==> flow/design.v <==
`timescale 1ns / 1ps
module Module_of_number
#(   
    parameter W_IN = 26,
    parameter W_OUT = 27
) (
    input  wire [W_IN -1:0 ] Input_a,
    input  wire [W_IN -1:0 ] Input_b,
    output wire [W_OUT-1:0 ] Output
);
wire  sign_a ;
wire  sign_b ;    
reg   [W_IN-1:0] module_a; 
reg   [W_IN-1:0] module_b;
assign  sign_a = Input_a[W_IN-1];
assign  sign_b = Input_b[W_IN-1];
always @* begin : async_proc
    case (sign_a)
        1'b0 : module_a =  Input_a;
        1'b1 : module_a = -Input_a;
    endcase
    case (sign_b)
        1'b0 : module_b =  Input_b;
        1'b1 : module_b = -Input_b;
    endcase
end
assign Output  = module_a + module_b;
endmodule
`timescale 1ns / 1ps
module EMA_Module
#(   
    parameter BWIDTH = 13,
    parameter DWIDTH = 27,
    parameter OUTWIDTH = 48   
) (
    input  wire clk,
    input  wire rst,
    input  wire [BWIDTH-1:0     ] Filter_Coefficient,
    input  wire [DWIDTH-1:0     ] Port_Data,
    input  wire                   Valid,
    output wire                   Valid_out_ema,
    output wire [OUTWIDTH-1:0   ] Filter_Out
);
reg        [DWIDTH-1:0]   Data;
reg        [BWIDTH-1:0]   Coeff_2;
reg        [BWIDTH-1:0]   Coeff_1;
reg signed [DWIDTH-1:0]   Pread; 
reg signed [OUTWIDTH-1:0] accum;
reg signed [OUTWIDTH-1:0] c;
reg Valid_1,Valid_2,Valid_3;
wire signed [DWIDTH+6:0] accum_shift ;
wire signed [DWIDTH-1:0] accum_raunding ;
assign accum_shift    = accum[OUTWIDTH-1:14   ];  
assign accum_raunding = accum_shift[DWIDTH-1:0];  
always @(posedge clk) begin
  if (rst) begin
    Data    <= 0;
    Coeff_1 <= 0;
    Coeff_2 <= 0;
    Pread   <= 0;
    accum   <= 0;
    c       <= 0;
    Valid_1 <= 1'b0;
    Valid_2 <= 1'b0;
    Valid_3 <= 1'b0;
  end else begin
    Valid_1 <= Valid;
    if (Valid) begin
        Data    <= Port_Data;
    end
    Coeff_1 <= Filter_Coefficient;
    Valid_2 <= Valid_1;
    Pread   <= $signed({1'b0,Data})  - accum_raunding;  
    Coeff_2 <= Coeff_1;
    if (Valid_2) begin
        accum   <= $signed({{5{1'b0}},Coeff_2}) * Pread + c;
        Valid_3 <= Valid_2;
    end
    if (Valid_3) begin
        c     <= accum;
    end
  end
end
assign Filter_Out = accum;
assign Valid_out_ema  = Valid_2;
endmodule
`timescale 1ns / 1ps
module Error
#(   
    parameter BWIDTH = 13,
    parameter AWIDTH = 27,
    parameter DWIDTH = 8,
    parameter OUTWIDTH = 48   
) (
    input  wire clk,
    input  wire rst,
    input  wire [BWIDTH-1:0     ] Error_Coefficient,
    input  wire [AWIDTH-1:0     ] Port_Data_A,
    input  wire [DWIDTH-1:0     ] R_level,
    input  wire                   Valid,
    output wire                   Valid_out_error,
    output wire [OUTWIDTH-1:0   ] Error_Out
);
reg signed [AWIDTH-1:0]   Data;
reg        [BWIDTH-1:0]   Coeff_2;
reg        [BWIDTH-1:0]   Coeff_1;
reg signed [DWIDTH-1:0]   Pread;
reg        [DWIDTH-1:0]   R_trig; 
reg signed [OUTWIDTH-1:0] accum;
reg signed [OUTWIDTH-1:0] c;
reg Valid_1,Valid_2;
always @(posedge clk) begin
  if (rst) begin
	R_trig  <= 0;
	Valid_1 <= 1'b0;
	Coeff_1 <= 0;
	Data    <= 0;
	Pread   <= 0;
	Valid_2 <= 1'b0;
	Coeff_2 <= 0;
	accum   <= 0;
	c       <= 0;
  end else begin
	R_trig  <= R_level;
	Valid_1 <= Valid;
	Coeff_1 <= Error_Coefficient;
	Data    <= Port_Data_A;
    Pread   <= $signed({1'b0,R_trig})  - Data;
	Valid_2 <= Valid_1;
	Coeff_2 <= Coeff_1;
	if (Valid_2) begin
		accum <= $signed({{5{1'b0}},Coeff_2}) * Pread + c;
	end
	c <= accum;
  end
end
assign Valid_out_error = Valid_2;
assign Error_Out = accum;
endmodule
`timescale 1ns / 1ps
module Test1
    #(   
    parameter W_IN        = 16,
    parameter W_IN_MODULE = 26,
    parameter BWIDTH      = 18,
    parameter FILTERWIDTH = 13,
    parameter AWIDTH      = 30,
    parameter DWIDTH      = 27,
    parameter DFWIDTH     = 18,
    parameter RWIDTH      = 8,
    parameter RFWIDTH     = 6,
    parameter DSPWIDTH    = 48,
    parameter MULTWIDTH   = DWIDTH + W_IN ,
    parameter RZEROS      = DFWIDTH - RFWIDTH,
    parameter W_OUT       = 16
) (
    input  wire clk,
    input  wire rst,
    input  wire [W_IN -1:0  	] s_chans_dataI,
    input  wire [W_IN -1:0  	] s_chans_dataQ,
    input  wire              	  s_chans_valid,
    input  wire [FILTERWIDTH-1:0] Filter_Coefficient,
    input  wire [FILTERWIDTH-1:0] Error_Coefficient,
    input  wire [RWIDTH-1:0     ] R_level,
    output wire              	  Valid_Out,
    output wire [W_IN_MODULE-1:0] OutputI,
    output wire [W_IN_MODULE-1:0] OutputQ
);
wire        [W_IN_MODULE:0] Module_Out;  
wire signed [DSPWIDTH-1:0 ] EMA_Out ;    
wire signed [DWIDTH+6:0   ] EMA_Out_Shift;  
wire signed [DWIDTH-1:0   ] EMA_Out_Round;  
wire        [DWIDTH-1:0   ] R_with_zeros;
wire signed [DSPWIDTH-1:0 ] Error_Out ;
wire signed [DWIDTH+6:0   ] Error_Out_Shift;  
wire signed [DWIDTH-1:0   ] Error_Out_Round;  
wire valid_connection,valid_error,valid_out_error;
reg   [0:0]  Valid_1,Valid_2;
reg  signed [W_IN-1:0       ] received_Qsignal;
reg  signed [W_IN-1:0       ] received_Isignal;
reg  signed [MULTWIDTH-1:0  ] first_Qmult;
reg  signed [MULTWIDTH-1:0  ] first_Imult;
wire signed [W_IN_MODULE-1:0] first_Qmult_round ;
wire signed [W_IN_MODULE-1:0] first_Imult_round ;
wire signed [W_IN-1:0       ] Satureted_real;
wire signed [W_IN-1:0       ] Satureted_imag;
reg  signed [W_IN_MODULE-1:0] Q_out_reg;
reg  signed [W_IN_MODULE-1:0] I_out_reg;
    assign Valid_Out  = valid_out_error;
    assign OutputQ    = Q_out_reg;
    assign OutputI    = I_out_reg;
always @(posedge clk) begin
  if (rst) begin
    received_Isignal <= 0;
    received_Qsignal <= 0;
    first_Imult      <= 0;
    first_Qmult      <= 0;
    Valid_1          <= 1'b0;
    Valid_2          <= 1'b0;
    I_out_reg        <= 0;
    Q_out_reg        <= 0;
  end else begin
    if(s_chans_valid) begin
        received_Isignal <= s_chans_dataI;  
        received_Qsignal <= s_chans_dataQ;  
    end
    first_Imult <= received_Isignal * Error_Out_Round;  
    first_Qmult <= received_Qsignal * Error_Out_Round;  
    Valid_1     <= s_chans_valid;
    Valid_2     <= Valid_1;
    if (Valid_Out)begin
        I_out_reg     <= first_Imult_round;  
        Q_out_reg     <= first_Qmult_round;  
    end
  end
 end
assign EMA_Out_Shift = EMA_Out[DSPWIDTH-1:14];  
assign EMA_Out_Round = EMA_Out_Shift[DWIDTH-1:0];  
assign R_with_zeros = {R_level,{RZEROS{1'b0}}};
assign Error_Out_Shift = Error_Out[DSPWIDTH-1:10];  
assign Error_Out_Round = Error_Out_Shift[DWIDTH-1:0];  
assign first_Imult_round = first_Imult[MULTWIDTH-1:17];  
assign first_Qmult_round = first_Qmult[MULTWIDTH-1:17];  
    Module_of_number #(
        .W_IN(W_IN_MODULE),  
        .W_OUT(W_IN_MODULE+1)  
    ) inst_Module_of_number (
        .Input_a   (first_Imult_round),
        .Input_b   (first_Qmult_round),
        .Output    (Module_Out)
    );
    EMA_Module #(
        .BWIDTH(FILTERWIDTH),  
        .DWIDTH(DWIDTH),  
        .OUTWIDTH(DSPWIDTH) 
    ) inst_EMA_Module (
        .clk  (clk),
        .rst  (rst),
        .Filter_Coefficient (Filter_Coefficient),
        .Port_Data (Module_Out) ,
        .Valid (Valid_2),
        .Valid_out_ema (valid_error),
        .Filter_Out (EMA_Out)
    );
    Error #(
        .BWIDTH(FILTERWIDTH),
        .AWIDTH(DWIDTH),
        .DWIDTH(DWIDTH),
        .OUTWIDTH(DSPWIDTH)
    ) inst_Error (
        .clk               (clk),
        .rst               (rst),
        .Error_Coefficient (Error_Coefficient),
        .Port_Data_A       (EMA_Out_Round),
        .R_level           (R_with_zeros),
        .Valid             (valid_error),
        .Valid_out_error   (valid_out_error),
        .Error_Out         (Error_Out)
    );
endmodule
== From RTL to reports: Test1 ==
What the tools print for Test1, step after step.
Lines are those of the file above, counted from 1.
Operators: Yosys type, input widths -> output width; for muxes data width and select width s.
Library cell names are shortened.
A cell with n/a has no value.

* Top module: Test1
* Clock: clk
* Cell library: sky130hd
* Corner: tt_025C_1v80

== Word-level counts ==
Counts by Yosys on the flattened word-level netlist (proc, flatten, opt, wreduce; memories kept). Register bits leave out memories and registers merged into their read ports (data or address); mux counts leave out enables and synchronous resets folded into registers. Print and check cells are left out. Cells with the same type and inputs are merged into one.

* Multiplexer cells: 2
* Magnitude comparators: 0
* Shift-type cells: 0
* Equal/unequal tests: 0
* Reductions and logical operators: 0
* Divide/modulo/power cells: 0
* $add $sub $neg: 7
* Bitwise operators: 2
* $mul: 4

{| class="wikitable"
|+ Operators with widths
! operator !! count
|-
| $mul 16x27->43 || 2
|-
| $mul 14x27->41 || 2
|-
| $pmux 26 s2 || 2
|-
| $add 48x48->48 || 2
|-
| $neg 26->26 || 2
|-
| $sub 21x27->27 || 1
|-
| $add 26x26->27 || 1
|-
| $sub 27x27->27 || 1
|-
| $not 1->1 || 2
|}

* Memory bits (writable): 0
* Word width x clocked read ports: 0
* Output and inout bits: 53
* Bits in registers: 537
* Memories kept: 0
* Latch bits: 0
* Bits of input ports: 69
* Memory bits (read-only): 0
* Word-level cells: 41

== Logic depth ==
Longest topological path by Yosys (ltp), each cell counted once; first at word level (registers and memories cut), then after technology mapping (sequential cells cut; the memories' decode and read muxes count).

* Depth in word-level cells: 3
* ABC_AREA: 1
* Mapped depth: 43
* Gate-level depth less buffers: 41

== Mapped cells and area ==
Source: synth_stat.txt of the flow (Yosys; design flattened, memories mapped). It holds for the ABC_AREA given above (unset counts as 0); a run with the other value may have another netlist.
The area totals of this step are shown rounded.

* Synthesis area: 81300 um^2
* Flip-flops: 467
* Area of sequential cells: 9350 um^2
* Mapped cells: 11005
* Buffers: 411

{| class="wikitable"
|+ Cells by type
! cell type !! count !! area in all (um^2)
|-
| fa_1 || 1455 || 2.91E+04
|-
| inv_1 || 2954 || 1.11E+04
|-
| nand2_1 || 2499 || 9.38E+03
|-
| dfxtp_1 || 467 || 9.35E+03
|-
| ha_1 || 530 || 6631.36
|-
| nor2_1 || 839 || 3149.27
|-
| a21oi_1 || 523 || 2617.51
|-
| o21ai_0 || 405 || 2.03E+03
|-
| clkbuf_1 || 314 || 1178.63
|-
| nand3_1 || 228 || 1.14E+03
|-
| xor2_1 || 114 || 998.458
|-
| xnor2_1 || 72 || 630.605
|-
| o21a_1 || 47 || 352.838
|-
| a21o_1 || 45 || 337.824
|-
| o21bai_1 || 42 || 315.302
|-
| nand4_1 || 50 || 312.8
|-
| nor3_1 || 60 || 300.288
|-
| buf_1 || 78 || 292.781
|}

Other cell types: 56; their cells: 283.

== Timing after synthesis ==
Source: OpenSTA report_checks on the synthesized netlist (no wires, ideal clock, input and output delay 20% of the period each), path of least setup slack; recovery checks are left aside. Register names are those of the netlist, which keeps one name where synthesis merged equal registers.

* Path type: reg-to-reg
* Start point: register inst_EMA_Module.Coeff_2[2]
* End point: register inst_EMA_Module.accum[37]
* Period: 10000 ps
* Data arrival time: 6726 ps
* Driving pins on the path: 40
* Path slack: 3159 ps
* Path delay: 6841 ps
* Launch time at the first pin: 0 ps
* Library setup time: 115 ps
* Required time: 9885 ps
* Period reached after synthesis: 6841 ps

"path delay" = arrival - input delay + setup time.
"driving pins on the path": output pins that drive a net of the path, with the launching flip-flop's if there is one; two outputs of one cell count as two.
"period reached after synthesis" is the clock period less the worst setup slack; recovery checks do not enter. This is arithmetic on one report: input and output delays are still those of the set period (20% each).
Between the ends stands the longest chain of elaborated cells between them, by number of cells; it is not shown to be the way that was timed. Of several equally long chains one is given.
Each line given opens the expression or statement behind the cell; cells for indexed reads and writes are added by Yosys, which also makes memories of some case tables.

* Path through: dfxtp_1 clkbuf_1 clkbuf_1 nand2_1 inv_1 fa_1 inv_1 fa_1 inv_1 fa_1 inv_1 fa_1 inv_1 fa_1 inv_1 fa_1 inv_1 ha_1 (+4 left out) a21oi_1 o21ai_1 nand2_1 nand2_1 nand2_1 nand2_1 ha_1 nand2_1 nor2_1 inv_2 nor2_1 inv_1 nor3_1 nand4_1 nand3_1 nor2_1 o22ai_1 inv_1
* Length of the longest elaborated chain: 2

{| class="wikitable"
|+ RTL lines, path post-synthesis
! element !! line !! source
|-
| start: declaration || 45 || <nowiki>reg        [BWIDTH-1:0]   Coeff_2;</nowiki>
|-
| start: assignment || 59 || <nowiki>Coeff_2 <= 0;</nowiki>
|-
| start: assignment || 74 || <nowiki>Coeff_2 <= Coeff_1;</nowiki>
|-
| $mul 14x27->41 || 76 || <nowiki>accum   <= $signed({{5{1'b0}},Coeff_2}) * Pread + c;</nowiki>
|-
| $add 48x48->48 || 76 ||
|-
| end: assignment || 61 || <nowiki>accum   <= 0;</nowiki>
|-
| end: assignment || 76 ||
|-
| end: declaration || 48 || <nowiki>reg signed [OUTWIDTH-1:0] accum;</nowiki>
|}

== Timing after layout ==
Path of least setup slack in the final report of flow run 1 (OpenROAD, finished layout, wires in). Where an end is a register, its clock arrival counts in the times.
The path's times are printed in steps of 10 ps; the period is the one set.

* Path type: reg-to-reg
* Start point: register inst_EMA_Module.Coeff_2[8]
* End point: register inst_EMA_Module.accum[36]
* Library setup time: 90 ps
* Required time: 8270 ps
* Driving pins on the path: 38
* Data arrival time: 8010 ps
* Path slack: 260 ps
* Launch time at the first pin: 810 ps
* Period: 7540 ps

Between the ends stands the longest chain of elaborated cells between them, by number of cells; it is not shown to be the way that was timed. Of several equally long chains one is given.

* Path through: dfxtp_4 buf_12 clkbuf_16 nand2_2 inv_2 fa_1 inv_2 fa_1 inv_2 fa_1 fa_1 fa_1 inv_2 fa_1 inv_2 ha_4 nand2_4 nor2_4 (+2 left out) a21oi_4 o21ai_2 xor2_2 buf_4 ha_4 a21oi_4 o21ai_4 a21oi_2 buf_4 nor2_2 nor2_2 nand2_2 nand2_2 nand2_1 nand2_1 nand3_1 o21ai_1 inv_1
* Length of the longest elaborated chain: 2

{| class="wikitable"
|+ RTL lines, path after layout
! element !! line !! source
|-
| start: declaration || 45 || <nowiki>reg        [BWIDTH-1:0]   Coeff_2;</nowiki>
|-
| start: assignment || 59 || <nowiki>Coeff_2 <= 0;</nowiki>
|-
| start: assignment || 74 || <nowiki>Coeff_2 <= Coeff_1;</nowiki>
|-
| $mul 14x27->41 || 76 || <nowiki>accum   <= $signed({{5{1'b0}},Coeff_2}) * Pread + c;</nowiki>
|-
| $add 48x48->48 || 76 ||
|-
| end: assignment || 61 || <nowiki>accum   <= 0;</nowiki>
|-
| end: assignment || 76 ||
|-
| end: declaration || 48 || <nowiki>reg signed [OUTWIDTH-1:0] accum;</nowiki>
|}

--- measured runs ---
5 stored runs of Test1 in the flow (synthesis by Yosys, layout by OpenROAD, sky130hd cells), in arbitrary order. Constraints: input delay and output delay 20% of the set period each, output load 0.01 pF.
"total design power" rests on the timing tool's default activity at the inputs, not on a simulated workload.
Results are given in rounded form.

=== Flow run 1 ===
{| class="wikitable"
! Setting !! Value
|-
| ABC_AREA || 1
|-
| CAP_MARGIN || 40
|-
| CORE_MARGIN || 3
|-
| CORE_UTILIZATION || 18
|-
| CTS_CLUSTER_DIAMETER || 100
|-
| CTS_CLUSTER_SIZE || 26
|-
| GPL_ROUTABILITY_DRIVEN || 1
|-
| MAX_ROUTING_LAYER || met5
|-
| MIN_ROUTING_LAYER || met2
|-
| PLACE_DENSITY_LB_ADDON || 0.06
|-
| TNS_END_PERCENT || 100
|-
| period_ns || 7.54
|-
| SLEW_MARGIN || 20
|-
! Result !! Value
|-
| Area of the synthesized netlist || 81300 um^2
|-
| Total design power || 13300 uW
|-
| Final design utilization || 0.231
|-
| Total negative slack || 0 ps
|-
| Lowest hold slack || 386 ps
|-
| Area inside the die boundary || 460000 um^2
|-
| Smallest setup slack || 263 ps
|}

=== Flow run 2 ===
{| class="wikitable"
! Setting !! Value
|-
| CORE_UTILIZATION || 40
|-
| SETUP_SLACK_MARGIN || -0.3
|-
| period_ns || 9.42
|-
| CAP_MARGIN || 20
|-
| CORE_MARGIN || 2
|-
| SLEW_MARGIN || 20
|-
! Result !! Value
|-
| Final design utilization || 0.436
|-
| Smallest setup slack || 337 ps
|-
| Total negative slack || 0 ps
|-
| Area of the synthesized netlist || 74300 um^2
|-
| Lowest hold slack || 429 ps
|-
| Area inside the die boundary || 189000 um^2
|-
| Total design power || 8350 uW
|}

=== Flow run 3 ===
{| class="wikitable"
! Setting !! Value
|-
| ABC_AREA || 1
|-
| CAP_MARGIN || 25
|-
| CELL_PAD_IN_SITES_DETAIL_PLACEMENT || 1
|-
| CORE_UTILIZATION || 69
|-
| GPL_TIMING_DRIVEN || 0
|-
| MAX_ROUTING_LAYER || met5
|-
| PLACE_DENSITY_LB_ADDON || 0.23
|-
| SETUP_SLACK_MARGIN || 1.65
|-
| TNS_END_PERCENT || 90
|-
| period_ns || 6.28
|-
| CORE_MARGIN || 2
|-
| SLEW_MARGIN || 20
|}
Unfinished; error DPL-0033 in placement.

=== Flow run 4 ===
{| class="wikitable"
! Setting !! Value
|-
| ABC_AREA || 1
|-
| CAP_MARGIN || 40
|-
| CELL_PAD_IN_SITES_GLOBAL_PLACEMENT || 2
|-
| CORE_ASPECT_RATIO || 0.71
|-
| CORE_MARGIN || 3
|-
| CORE_UTILIZATION || 18
|-
| CTS_CLUSTER_DIAMETER || 100
|-
| CTS_CLUSTER_SIZE || 26
|-
| GPL_ROUTABILITY_DRIVEN || 0
|-
| MAX_ROUTING_LAYER || met5
|-
| MIN_ROUTING_LAYER || met2
|-
| PLACE_DENSITY_LB_ADDON || 0.06
|-
| SETUP_SLACK_MARGIN || 0.97
|-
| TNS_END_PERCENT || 100
|-
| period_ns || 8.94
|-
| SLEW_MARGIN || 20
|-
! Result !! Value
|-
| Final design utilization || 0.213
|-
| Total negative slack || 0 ps
|-
| Total design power || 10000 uW
|-
| Lowest hold slack || 369 ps
|-
| Smallest setup slack || 1200 ps
|-
| Area of the synthesized netlist || 81300 um^2
|-
| Area inside the die boundary || 460000 um^2
|}

=== Flow run 5 ===
{| class="wikitable"
! Setting !! Value
|-
| CELL_PAD_IN_SITES_GLOBAL_PLACEMENT || 1
|-
| CORE_UTILIZATION || 40
|-
| CTS_CLUSTER_SIZE || 47
|-
| GPL_ROUTABILITY_DRIVEN || 0
|-
| MAX_ROUTING_LAYER || met4
|-
| MIN_ROUTING_LAYER || met2
|-
| SETUP_SLACK_MARGIN || -0.23
|-
| TNS_END_PERCENT || 10
|-
| period_ns || 5.25
|-
| CAP_MARGIN || 20
|-
| CORE_MARGIN || 2
|-
| SLEW_MARGIN || 20
|-
! Result !! Value
|-
| Area inside the die boundary || 189000 um^2
|-
| Lowest hold slack || 403 ps
|-
| Final design utilization || 0.496
|-
| Area of the synthesized netlist || 74300 um^2
|-
| Total design power || 17200 uW
|-
| Total negative slack || -177000 ps
|-
| Smallest setup slack || -2790 ps
|}
--- end ---
